==> flow/design.v <==
`timescale 1ns / 1ps
module checkfr_fsm(
    input [31:0] num_in,
    input clk, rst, r_i,
    output res,
    output reg r_o
    );
    reg [4:0] lst;
    reg [4:0] iter;
    reg res_rg;
    reg [1:0] state;
    reg [31:0] num;
    always@(posedge clk)
    begin
        if(rst)
            state <= 2'b00;
        else
        case(state)
        2'b00: if(r_i)
            begin
                lst <= 5'b11111;
                iter <= 0;
                res_rg <= 0;
                num <= num_in;
                state <= 2'b01;
            end
        2'b01:
            begin
                for(iter = 0; iter <= 22; iter = iter + 1)
                begin
                    if (lst == 5'b11111 && num[iter])
                        lst = iter;
                    else
                        lst = lst;
                end
                state <= 2'b10;
            end
        2'b10:
            begin
                if (num[30:23] > 7'b1111111)
                begin
                   res_rg = num[31] || ((22-(num[30:23]-7'b1111111)) >= lst) && (lst!=5'b11111);
                end
                else
                begin
                    res_rg = 1;
                end
                state <= 2'b00;
            end
        default:
            state <= 2'b00;
        endcase
    end
    always@(posedge clk)
    begin
        if(rst)
            r_o <= 0;
        else if(state == 2'b10)
            r_o <= 1;
        else
            r_o <= 0;
    end
    assign res = res_rg;
endmodule
`timescale 1ns / 1ps
module sum_fsm(
    input clk, rst, r_i,
    input [31:0] a, b,
    output [31:0] res,
    output reg r_o
    );
    reg [3:0] state;
    reg [31:0] mx;
    reg [31:0] mn;
    reg [24:0] mant;
    reg [22:0] mant_res;
    reg [8:0] exp;
    reg [4:0] carry;
    reg [4:0] iter;
    reg [31:0] res_reg;
    always@(posedge clk)
    begin
        if(rst)
            state <= 3'b000;
        else
        case(state)
            3'b000:
            begin
                state <= 3'b001;
                mx <= 0;
                mn <= 0;
                mant_res <= 0;
                mant <= 0;
                exp <= 0;
                carry <= 0;
                iter <= 0;
                res_reg <= 0;
            end
            3'b001: if(r_i)
            begin
                mx = (a[30:23] > b[30:23]) ? a : (((a[30:23] == b[30:23])) ? (a[22:0] > b[22:0] ? a : b) : b );
                mn = (a == mx) ? b : a;
                state <= 3'b010;
            end
            3'b010:
            begin
                mant <= (mx[31]^mn[31]) ? {1'b1, mx[22:0]} - ({1'b1, mn[22:0]} >> (mx[30:23]-mn[30:23])): {1'b1, mx[22:0]}+({1'b1, mn[22:0]} >> (mx[30:23]-mn[30:23]));
                state <= 3'b011;
            end
            3'b011:
            begin
                for(iter = 0; iter <= 24; iter = iter + 1)
                begin
                    if(mant[iter])
                        carry = iter;
                    else
                        carry = carry;
                end
                state <= 3'b100;
            end
            3'b100:
            begin
                mant_res <= mant[24] ? (mant >> 1) : (mant << (23-carry)); 
                state <= 3'b101;
            end
            3'b101:
            begin
                exp <= mx[30:23]+carry-5'b10111;
                state <= 3'b110;
            end
            3'b110:
            begin
                res_reg <= mx[31] ? {1'b1, exp[7:0], mant_res} : {1'b0, exp[7:0], mant_res};
                state <= 3'b111;
            end
            3'b111:
                state <= 3'b000;
            default:
                state <= 3'b000;
        endcase
    end
    always@(posedge clk)
    begin
        if(rst)
            r_o <= 0;
        else
        case(state)
            3'b000: r_o <= 0;
            3'b111: r_o <= 1;
        endcase
    end
    assign res = res_reg;
endmodule
`timescale 1ns / 1ps
module del_fsm(
    input [31:0] n, x,
    input clk, rst, r_i,
    output [31:0] res,
    output reg r_o
    );
    reg [24:0] divisible;
    reg [24:0] divider;
    reg [7:0] divs_exp;
    reg [7:0] divd_exp;
    reg divd_fb;
    reg divs_fb;
    reg [4:0] state;
    reg [4:0] iter;
    reg [23:0] mant_res;
    reg [24:0] reminder;
    reg [4:0] carry;
    reg [4:0] carry_sh;
    reg [8:0] exp;
    reg [31:0] res_reg;
    always@(posedge clk)
    begin
        if(rst)
            state <= 5'b00000;
        else
        case(state)
            5'b00000:
            begin
                divisible <= 0;
                divider <= 0;
                divs_exp <= 0;
                divd_exp <= 0;
                divd_fb <= 0;
                divs_fb <= 0;
                iter <= 0;
                mant_res <= 0;
                reminder <= 0;
                carry <= 0;
                res_reg <= 0;
                state <= 5'b00001;
            end
            5'b00001: if(r_i)
            begin
                divisible <= {1'b1, n[22:0]};
                divider <= {1'b1, x[22:0]};
                divs_exp <= n[30:23];
                divd_exp <= x[30:23];
                divd_fb <= n[31];
                divs_fb <= x[31];
                state <= 5'b00010;
            end
            5'b00010:
            begin
                if(divisible >= divider)
                begin
                    divisible <= divisible-divider;
                    mant_res <= mant_res +1'b1;
                    state <= 5'b00010;
                end
                else
                begin
                    reminder <= divisible;
                    state <= 5'b00011;
                end
            end
            5'b00011:
            begin
                reminder <= reminder << 1;
                state <= 5'b00100;
            end
            5'b00100:
            begin
                if(!mant_res[23])
                    state <= 5'b00101;
                else
                    state <= 5'b01010;  
            end
            5'b00101:
            begin
                if(reminder < divider)
                begin
                    mant_res <= mant_res << 1;
                    reminder <= reminder << 1;
                    state <= 5'b01001;
                end
                else
                    state <= 5'b00110;
            end
            5'b00110:
            begin
                mant_res <= (mant_res << 1) + 1'b1;
                state <= 5'b00111;
            end
            5'b00111:
            begin
                reminder <= reminder - divider;
                state <= 5'b01000;
            end
            5'b01000:
            begin
                reminder <= reminder << 1;
                state <= 5'b01001;
            end
            5'b01001:
            begin
                if(iter < 22)
                begin
                    iter <= iter + 1;
                    state <= 5'b00100;
                end
                else
                begin
                    state <= 5'b01010;
                    iter <= 0;
                end
            end
            5'b01010:  
            begin
                if(iter <= 23)
                    state <= 5'b01011;
                else
                    state <= 5'b01100;
            end
            5'b01011:
            begin
                if(mant_res[iter])
                begin
                    carry <= iter;
                    state <= 5'b01101;
                end
                else
                    state <= 5'b01101;
            end
            5'b01101:
            begin
                iter <= iter + 1;
                state <= 5'b01010;
            end
            5'b01100:
            begin
                carry_sh <= 23 - carry;
                state <= 5'b01110;
            end
            5'b01110:
            begin
                mant_res <= mant_res << carry_sh;
                state <= 5'b01111;
            end
            5'b01111:
            begin
                exp <= {1'b0,divs_exp}+7'b1111111-{1'b0,divd_exp};
                state <= 5'b10000;
            end
            5'b10000:
            begin
                res_reg <= {divs_fb^divd_fb, exp[7:0]-5'b10111+carry, mant_res[22:0]};
                state <= 5'b10001;
            end
            5'b10001:
            begin
                state <= 5'b00000;
            end
            default:
                state <= 5'b00000;
        endcase
    end
    always@(posedge clk)
    begin
        if(rst)
            r_o <= 0;
        else if(state == 5'b10001)
            r_o <= 1;
        else
            r_o <= 0;
    end    
    assign res = res_reg;
endmodule
`timescale 1ns / 1ps
module pow2_fsm(
    input [31:0] x,  
    input clk,
    input rst,
    input r_i,
    output [31:0] res,
    output err,
    output reg r_o
    );
    reg [8:0] exp_in;
    reg [22:0] mant_in;
    reg fb;
    reg [8:0] exp;
    reg [47:0] mant;
    reg [22:0] mant_res;
    reg [2:0] state;
    reg [31:0] res_reg;
    reg over;
    always@(posedge clk)
    begin
        if(rst)
            state <= 3'b000;
        else
        case(state)
        3'b000: if(r_i)
        begin
            exp_in <= x[30:23];
            mant_in <= x[22:0];
            fb <= x[31];
            exp <= 0;
            mant <= 0;
            mant_res <= 0;
            over <= 0;
            res_reg <= 0;
            state <= 3'b001;
        end
        3'b001:
        begin
            mant <= {1'b1,mant_in}*{1'b1,mant_in};
            state <= 3'b010;
        end
        3'b010:
        begin
            mant_res <= mant[47] ? mant[46:24] : mant[45:23];  
            state <= 3'b011;
        end
        3'b011:
        begin
            exp <= {1'b0,exp_in}+{1'b0,exp_in}-9'b001111111+mant[47];
            state <= 3'b100;
        end
        3'b100:
        begin
            res_reg = {1'b0, exp[7:0], mant_res};
            over = exp_in[7] ? {exp_in, mant_in} > res_reg[30:0] : {exp_in, mant_in} < res_reg[30:0];
            state <= 3'b101;
        end
        3'b101:
        begin
            state <= 3'b000;
        end
        default:
            state <= 3'b000;
        endcase
    end
    always@(posedge clk)
    begin
        if(rst)
            r_o <= 0;
        else if(state == 3'b101)
            r_o <= 1;
        else
            r_o <= 0;
    end
    assign res = res_reg;
    assign err = over;
endmodule
`timescale 1ns / 1ps
module fsm(
    input [15:0] dataIn,
    input R_I,
    input reset,
    input clk,
    output reg r_o,
    output reg [1:0] err,
    output [31:0] dataOut,
    output ready
    );
    reg [3:0] state;
    reg [31:0] reg_x;
    reg [31:0] reg_n;
    reg [31:0] counter;
    reg [31:0] step1;
    reg [31:0] step2;
    reg fr_i;
    reg fr_flag;
    wire fr_o;
    wire fr_res;
    reg incr_i;
    reg incr_flag;
    wire incr_o;
    wire [31:0] inc_res;
    reg sm_ri;
    reg sm_flag;
    wire sm_ro;
    wire [31:0] sm_res;
    reg dl_ri;
    reg dl_flag;
    wire dl_ro;
    wire [31:0] dl_res;
    reg pw_ri;
    reg pw_flag;
    wire pw_ro;
    wire pw_err;
    wire [31:0] pw_res;
    always@(posedge clk)
    begin
        if(reset)
        begin
            state <= 0;
            fr_i <= 0;
            incr_i <= 0;
            sm_ri <= 0;
            dl_ri <= 0;
            pw_ri <= 0;
        end
        else
        begin
            case(state)
                4'b0000:
                begin
                    reg_x <= 0;
                    reg_n <= 0;
                    counter <= 0;
                    err <= 0;
                    state <= 4'b0001;
                    fr_i <= 0;
                    fr_flag <= 1;
                    incr_i <= 0;
                    incr_flag <= 1;
                    sm_ri <= 0;
                    sm_flag <= 1;
                    dl_ri <= 0;
                    dl_flag <= 1;
                    pw_ri <= 0;
                    pw_flag <= 1;
                end
                4'b0001: if(R_I)
                begin
                    reg_x[31:16] <= dataIn;
                    state <= 4'b0010;
                end
                4'b0010: if(R_I)
                begin
                    reg_x[15:0] <= dataIn;
                    if ({reg_x[31:16], dataIn} == 0)
                    begin 
                        err <= 2'b11;
                        state <= 4'b1110;
                    end
                    else
                        state <= 4'b0011;    
                end
                4'b0011: if(R_I)
                begin
                    reg_n[31:16] <= dataIn;
                    state <= 4'b0100;
                end
                4'b0100: if(R_I)
                begin
                    reg_n[15:0] <= dataIn;
                    state <= 4'b1100;
                end
                4'b1100:  
                begin
                    if(fr_o)
                    begin
                        if(fr_res)
                        begin
                            err <= 2'b10;
                            reg_x <= 0;
                            fr_flag <= 1;
                            state <= 4'b1110;
                        end
                        else
                        begin
                            fr_flag <= 1;
                            state <= 4'b1101;
                        end
                    end
                    else
                    begin
                        if(fr_flag)
                        begin
                            fr_i <= 1;
                            fr_flag <= 0;
                        end
                        else
                            fr_i <= 0;
                   end
                end
                4'b1101:
                begin
                    state <= 4'b0101;
                end
                4'b0101:  
                begin
                    if(incr_o)
                    begin
                        counter <= inc_res;
                        if (inc_res[30:23]>reg_n[30:23] ? 1 : (inc_res[30:23]==reg_n[30:23] ? inc_res[22:0]>=reg_n[22:0] : 0))
                        begin
                            state <= 4'b0000;
                            incr_flag <= 1;
                        end
                        else
                        begin
                            incr_flag <= 1;
                            state <= 4'b0110;
                        end
                    end
                    else
                    begin
                        if(incr_flag)
                        begin
                            incr_i <= 1;
                            incr_flag <= 0;
                        end
                        else
                            incr_i <= 0;
                    end    
                end
                4'b0110:  
                begin
                    if(pw_ro)
                    begin
                        if (pw_err)
                        begin
                            err <= 2'b01;
                            reg_x <= 0;
                            state <= 4'b1110;
                            pw_flag <= 1;
                        end
                        else
                        begin
                            pw_flag <= 1;
                            step1 <= pw_res;
                            state <= 4'b0111;
                        end
                    end
                    else
                    begin
                        if(pw_flag)
                        begin
                            pw_ri <= 1;
                            pw_flag <= 0;
                        end
                        else
                            pw_ri <= 0;
                    end
                end
                4'b0111:  
                begin
                    if(dl_ro)
                    begin
                        dl_flag <= 1;
                        step2 <= dl_res;
                        state <= 4'b1000;
                    end
                    else
                    begin
                        if(dl_flag)
                        begin
                            dl_ri <= 1;
                            dl_flag <= 0;
                        end
                        else
                            dl_ri <= 0;
                   end
                end
                4'b1000:  
                begin
                    if(sm_ro)
                    begin
                        sm_flag <= 1;
                        reg_x <= sm_res;
                        state <= 4'b1110;
                    end
                    else
                    begin
                        if(sm_flag)
                        begin
                            sm_ri <= 1;
                            sm_flag <= 0;
                        end
                        else
                            sm_ri <= 0;
                    end
                end
                4'b1110:  
                begin
                    if(err==0)
                        state <= 4'b0101;
                    else
                        state <= 4'b0000;
                end
            endcase 
        end
    end
    always@(posedge clk)
    begin
        if(reset)
            r_o <= 0;
        else
        case(state)
            4'b0000: r_o <= 0;
            4'b0101: r_o <= 0;
            4'b1110: r_o <= 1;
            4'b1101: r_o <= 1;
        endcase
    end
    assign dataOut = reg_x;
    assign ready = (state == 4'b0001) || (state == 4'b0010) ||
                   (state == 4'b0011) || (state == 4'b0100);
    checkfr_fsm FR(
        .clk(clk),
        .rst(reset),
        .r_i(fr_i),
        .num_in(reg_n),
        .res(fr_res),
        .r_o(fr_o)
    );
    sum_fsm INCR(
        .clk(clk),
        .rst(reset),
        .r_i(incr_i),
        .r_o(incr_o),
        .a(counter),
        .b(32'b00111111100000000000000000000000),
        .res(inc_res)
    );
    sum_fsm SM(
        .clk(clk),
        .rst(reset),
        .r_i(sm_ri),
        .r_o(sm_ro),
        .a(step1),
        .b(step2),
        .res(sm_res)
    );
    pow2_fsm PW(
        .clk(clk),
        .rst(reset),
        .r_i(pw_ri),
        .r_o(pw_ro),
        .x(reg_x),
        .err(pw_err),
        .res(pw_res)
    );
    del_fsm DL(
        .clk(clk),
        .rst(reset),
        .r_i(dl_ri),
        .r_o(dl_ro),
        .n(reg_n),
        .x(reg_x),
        .res(dl_res)
    );
endmodule
Wiki page: fsm / tool data

* Tool chain data of fsm
Tool output for the design above before and after an edit, in the order of the flow. Lines under "original" count in the file above, lines under "edited" in the edited file. "change": "edited" minus "original" as printed here. Cell names lack the library's common part. The mark n/a stands for no value.
Set-up: design top fsm, clock clk, standard-cell library sky130hd, corner tt_025C_1v80

* Diff
Unified diff, file above to edited file. A script made this edit. It changes what the design does and was not meant as an optimisation.
begin of diff
@@ -194,5 +194,5 @@
                 state <= 5'b00001;
             end
-            5'b00001: if(r_i)
+            5'b00001: 
             begin
                 divisible <= {1'b1, n[22:0]};
end of diff

* After elaboration
Counts by Yosys on the flattened word-level netlist (proc, flatten, opt, wreduce; memories kept). Register bits leave out memories and registers merged into their read ports (data or address). Print and check cells are left out.
Word-level totals:
- register bits after elaboration | original 867, edited 865, change -2
- input port bits | original 19, edited 19, change 0
- output and inout bits | original 36, edited 36, change 0
- elaborated cells | original 626, edited 607, change -19
Operators by class:
- add/subtract/negate cells | original 27, edited 27, change 0
- multipliers | original 1, edited 1, change 0
- magnitude comparators | original 14, edited 14, change 0
- eq/ne operators | original 106, edited 104, change -2
- shifts and indexed selects | original 6, edited 6, change 0
- muxes and demuxes | original 273, edited 261, change -12
- bitwise logic cells | original 5, edited 5, change 0
- reductions and logical operators | original 127, edited 124, change -3
Operator list:
- 1-bit two-way mux | original 27, edited 22, change -5
- 1-bit case mux with 2-bit select | original 17, edited 15, change -2
- 2-bit != test (second input constant) | original 16, edited 14, change -2
- 25-bit two-way mux | original 7, edited 5, change -2
- 8-bit two-way mux | original 3, edited 1, change -2
- 5-bit two-way mux | original 121, edited 120, change -1
- 2-bit nonzero test | original 31, edited 30, change -1
- 2-bit AND reduction | original 22, edited 21, change -1
- 4-bit AND reduction | original 4, edited 3, change -1
- 5-bit == test (second input constant) | original 25, edited 25, change 0
- 1-bit logical AND | original 24, edited 24, change 0
- 3-bit AND reduction | original 18, edited 18, change 0
- 32-bit two-way mux | original 16, edited 16, change 0
- 4-bit two-way mux | original 16, edited 16, change 0
- 4-bit by 3-bit == test with 1-bit output (second input constant) | original 12, edited 12, change 0
- 2-bit by 1-bit != test with 1-bit output (second input constant) | original 10, edited 10, change 0
- 32-bit case mux with 2-bit select | original 9, edited 9, change 0
- 5-bit by 4-bit == test with 1-bit output (second input constant) | original 8, edited 8, change 0
- 2-bit two-way mux | original 8, edited 8, change 0
- 16-bit two-way mux | original 7, edited 7, change 0
- 4-bit by 2-bit == test with 1-bit output (second input constant) | original 6, edited 6, change 0
- 8-bit case mux with 2-bit select | original 5, edited 5, change 0
- 4-bit == test (second input constant) | original 4, edited 4, change 0
- 5-bit by 3-bit == test with 1-bit output (second input constant) | original 4, edited 4, change 0
- 1-bit logical OR | original 4, edited 4, change 0
- 23-bit two-way mux | original 4, edited 4, change 0
- 3-bit two-way mux | original 4, edited 4, change 0
- 5-bit case mux with 2-bit select | original 4, edited 4, change 0
The list need not be complete.

* Logic depth
Longest topological path by Yosys (ltp), each cell counted once; first at word level (registers and memories cut), then after technology mapping (sequential cells cut; the memories' decode and read muxes count).
Logic depth:
- word-level depth | original 114, edited 114, change 0
- ABC_AREA | original 0, edited 0
- depth in mapped cells | original 29, edited 28, change -1

* Synthesis result
Source: synth_stat.txt of the flow (Yosys; design flattened, memories mapped). It holds for the ABC_AREA given above (unset counts as 0); a run with the other value may have another netlist.
Cells by type:
- nor2b_1 | original 211, edited 140, change -71
- nand2_1 | original 353, edited 420, change +67
- nand3_1 | original 68, edited 114, change +46
- nor3_1 | original 120, edited 81, change -39
- a21oi_1 | original 264, edited 235, change -29
- o22ai_1 | original 26, edited 44, change +18
- o21ai_0 | original 211, edited 226, change +15
- nand2b_1 | original 78, edited 63, change -15
- and2_1 | original 443, edited 457, change +14
- o211ai_1 | original 16, edited 29, change +13
- ha_1 | original 451, edited 443, change -8
- clkbuf_1 | original 222, edited 230, change +8
- a211oi_1 | original 55, edited 47, change -8
- o31ai_1 | original 25, edited 17, change -8
- mux2i_1 | original 146, edited 139, change -7
- nor4_1 | original 55, edited 48, change -7
- nand4_1 | original 45, edited 38, change -7
- a21boi_0 | original 11, edited 18, change +7
The list need not be complete.
Mapped netlist:
- standard cells after synthesis | original 6240, edited 6246, change +6
- chip area (Yosys) (um^2) | original 66416.2, edited 66189.7, change -226.5
- flip-flops | original 874, edited 872, change -2
- buffer cells | original 250, edited 260, change +10
By module: a second synthesis without flattening, with its own total; a netlist apart from the flattened one above.
Unflattened totals:
- cells (unflattened synthesis) | original 6780, edited 6713, change -67
- area total of the unflattened synthesis (um^2) | original 69739.4, edited 69696.8, change -42.6
Each row is one instance without its submodules.
Modules, original:
- sum_fsm | times used 2, cells 1362, area 13132.6 um^2
- pow2_fsm | times used 1, cells 2101, area 21225.4 um^2
- del_fsm | times used 1, cells 1197, area 12239.2 um^2
- fsm | times used 1, cells 507, area 7469.7 um^2
- checkfr_fsm | times used 1, cells 251, area 2539.9 um^2
Modules, edited:
- sum_fsm | times used 2, cells 1326, area 12977.4 um^2
- pow2_fsm | times used 1, cells 2101, area 21225.4 um^2
- del_fsm | times used 1, cells 1202, area 12507.0 um^2
- fsm | times used 1, cells 507, area 7469.7 um^2
- checkfr_fsm | times used 1, cells 251, area 2539.9 um^2

* Worst setup path after synthesis
Source: OpenSTA report_checks on the synthesized netlist (no wires, ideal clock, input and output delay 20% of the period each), path of least setup slack; recovery checks are left aside. Register names are those of the netlist, which keeps one name where synthesis merged equal registers.
Timing post-synthesis:
- path type | original register to register, edited register to register
- start point | original register PW.mant_in[2], edited register PW.mant_in[10]
- end point | original register PW.mant[46], edited register PW.mant[40]
- clock period (ns) | original 10.0, edited 10.0, change 0.0
- arrival (ns) | original 7.861, edited 6.939, change -0.922
- setup slack (ns) | original 1.880, edited 2.806, change +0.926
- delay of the path (ns) | original 8.120, edited 7.194, change -0.926
- stages on the path | original 28, edited 28, change 0
- buffers on the path | original 2, edited 2, change 0
- synthesis period reached (ns) | original 8.12, edited 7.194, change -0.926
"delay of the path" is the arrival time less input delay plus setup time. "stages on the path": output pins that drive a net of the path, with the launching flip-flop's if there is one; two outputs of one cell count as two. "synthesis period reached" is the clock period less the worst setup slack; recovery checks do not enter. This is arithmetic on one report: input and output delays are still those of the set period (20% each). Between the ends stands the longest chain of elaborated cells between them, by number of cells; it is not shown to be the way that was timed. Of several equally long chains one is given. Each line given opens the expression or statement behind the cell; cells for indexed reads and writes are added by Yosys, which also makes memories of some case tables.
Between the ends, post-synthesis, original: cell sequence edfxtp_1 clkbuf_1 inv_1 clkbuf_1 nor2_1 fa_1 fa_1 fa_1 inv_1 fa_1 inv_1 fa_1 inv_1 fa_1 inv_1 fa_1 ha_1 a211oi_1 or3_1 nand4_1 or4_1 a311oi_2 o21ai_0 a2111oi_0 nor3_1 o31ai_1 a21o_1 a21oi_1, length of the longest elaborated chain 2, elaborated cells between the ends (all ways) 2, RTL lines with such cells 2
Ends and longest elaborated chain, post-synthesis, original:
- start, declared | RTL line 343 | reg [22:0] mant_in;
- start, assigned | RTL line 360 | mant_in <= x[22:0];
- 24-bit by 24-bit multiplier with 48-bit output | RTL line 371 | mant <= {1'b1,mant_in}*{1'b1,mant_in};
- 48-bit case mux with 2-bit select | RTL line 356 | case(state)
- end, assigned | RTL line 363 | mant <= 0;
- end, assigned | RTL line 371
- end, declared | RTL line 346 | reg [47:0] mant;
Between the ends, post-synthesis, edited: cell sequence edfxtp_1 clkbuf_1 clkbuf_1 nand2_1 fa_1 inv_1 ha_1 a21o_1 fa_1 inv_1 fa_1 inv_1 fa_1 inv_1 fa_1 inv_1 fa_1 ha_1 nand4_1 or3_1 nor3_1 nor2_1 o2111ai_1 a211oi_1 o21ai_0 a31oi_1 xnor2_1 and2_1, length of the longest elaborated chain 2, elaborated cells between the ends (all ways) 2, RTL lines with such cells 2
Ends and longest elaborated chain, post-synthesis, edited:
- start, declared | RTL line 343 | reg [22:0] mant_in;
- start, assigned | RTL line 360 | mant_in <= x[22:0];
- 24-bit by 24-bit multiplier with 48-bit output | RTL line 371 | mant <= {1'b1,mant_in}*{1'b1,mant_in};
- 48-bit case mux with 2-bit select | RTL line 356 | case(state)
- end, assigned | RTL line 363 | mant <= 0;
- end, assigned | RTL line 371
- end, declared | RTL line 346 | reg [47:0] mant;

* Timing after layout
Path of least setup slack in the final report of each run of pair A (OpenROAD, finished layout, wires in). Where an end is a register, its clock arrival counts in the times.
Timing post-layout:
- path type | original register to register, edited register to register
- start point | original register PW.mant_in[7], edited register PW.mant_in[8]
- end point | original register PW.mant[46], edited register PW.mant[40]
- clock period (ns) | original 10.0, edited 10.0, change 0.0
- arrival (ns) | original 9.47, edited 9.04, change -0.43
- setup slack (ns) | original 0.98, edited 1.40, change +0.42
- stages on the path | original 25, edited 23, change -2
- buffers on the path | original 1, edited 0, change -1
Between the ends stands the longest chain of elaborated cells between them, by number of cells; it is not shown to be the way that was timed. Of several equally long chains one is given.
Between the ends, post-layout, original: cell sequence edfxtp_1 buf_4 inv_1 nor2_1 fa_1 fa_1 fa_1 fa_1 fa_1 inv_1 fa_1 inv_1 fa_1 ha_1 a211oi_1 or3_1 nand4_1 or4_1 a311oi_2 o21ai_0 a2111oi_0 nor3_1 o31ai_1 a21o_1 a21oi_1, length of the longest elaborated chain 2, elaborated cells between the ends (all ways) 2, RTL lines with such cells 2
Ends and longest elaborated chain, post-layout, original:
- start, declared | RTL line 343 | reg [22:0] mant_in;
- start, assigned | RTL line 360 | mant_in <= x[22:0];
- 24-bit by 24-bit multiplier with 48-bit output | RTL line 371 | mant <= {1'b1,mant_in}*{1'b1,mant_in};
- 48-bit case mux with 2-bit select | RTL line 356 | case(state)
- end, assigned | RTL line 363 | mant <= 0;
- end, assigned | RTL line 371
- end, declared | RTL line 346 | reg [47:0] mant;
Between the ends, post-layout, edited: cell sequence edfxtp_1 inv_1 nor2_1 fa_1 fa_1 fa_1 fa_1 fa_1 inv_1 fa_1 inv_1 fa_1 ha_1 o211ai_1 or4_1 nor3_1 nor2_1 o2111ai_1 a211oi_1 o21ai_0 a31oi_1 xnor2_1 and2_1, length of the longest elaborated chain 2, elaborated cells between the ends (all ways) 2, RTL lines with such cells 2
Ends and longest elaborated chain, post-layout, edited:
- start, declared | RTL line 343 | reg [22:0] mant_in;
- start, assigned | RTL line 360 | mant_in <= x[22:0];
- 24-bit by 24-bit multiplier with 48-bit output | RTL line 371 | mant <= {1'b1,mant_in}*{1'b1,mant_in};
- 48-bit case mux with 2-bit select | RTL line 356 | case(state)
- end, assigned | RTL line 363 | mant <= 0;
- end, assigned | RTL line 371
- end, declared | RTL line 346 | reg [47:0] mant;

* Layout results
Both versions went through the flow (Yosys, OpenROAD) with the same settings in each pair. Constraints: input delay and output delay 20% of the set period each, output load 0.01 pF.
Flow settings, pair A: CORE_UTILIZATION 40, period_ns 10.0, CAP_MARGIN 20, CORE_MARGIN 2, SLEW_MARGIN 20
Measured results, pair A:
- cell area after synthesis (um^2) | original 66416.2, edited 66189.7, change -226.5
- overall die area (um^2) | original 169316.0, edited 168744.0, change -572.0
- std-cell area (final layout) (um^2) | original 72738.5, edited 72637.2, change -101.3
- utilization in the final report (%) | original 44.1, edited 44.1, change 0.0
- setup slack of the worst path (ns) | original 0.979, edited 1.396, change +0.417
- final setup TNS (ns) | original 0.000, edited 0.000, change 0.000
- lowest hold slack (ns) | original 0.410, edited 0.399, change -0.011
- total power of the final layout (uW) | original 8990, edited 9339, change +349
Flow settings, pair B: CAP_MARGIN 0, CELL_PAD_IN_SITES_DETAIL_PLACEMENT 0, CELL_PAD_IN_SITES_GLOBAL_PLACEMENT 2, CORE_MARGIN 4, CORE_UTILIZATION 20, CTS_CLUSTER_DIAMETER 330, PLACE_DENSITY_LB_ADDON 0.14, period_ns 10.2, SLEW_MARGIN 20
Measured results, pair B:
- cell area after synthesis (um^2) | original 66416.2, edited 66189.7, change -226.5
- overall die area (um^2) | original 341366.0, edited 340216.0, change -1150.0
- std-cell area (final layout) (um^2) | original 76338.2, edited 75927.8, change -410.4
- utilization in the final report (%) | original 23.1, edited 23.1, change 0.0
- setup slack of the worst path (ns) | original 1.352, edited 1.588, change +0.236
- final setup TNS (ns) | original 0.000, edited 0.000, change 0.000
- lowest hold slack (ns) | original 0.408, edited 0.410, change +0.002
- total power of the final layout (uW) | original 9489, edited 9599, change +110
"total power of the final layout" is the tool's figure for a default switching activity; nothing was simulated.
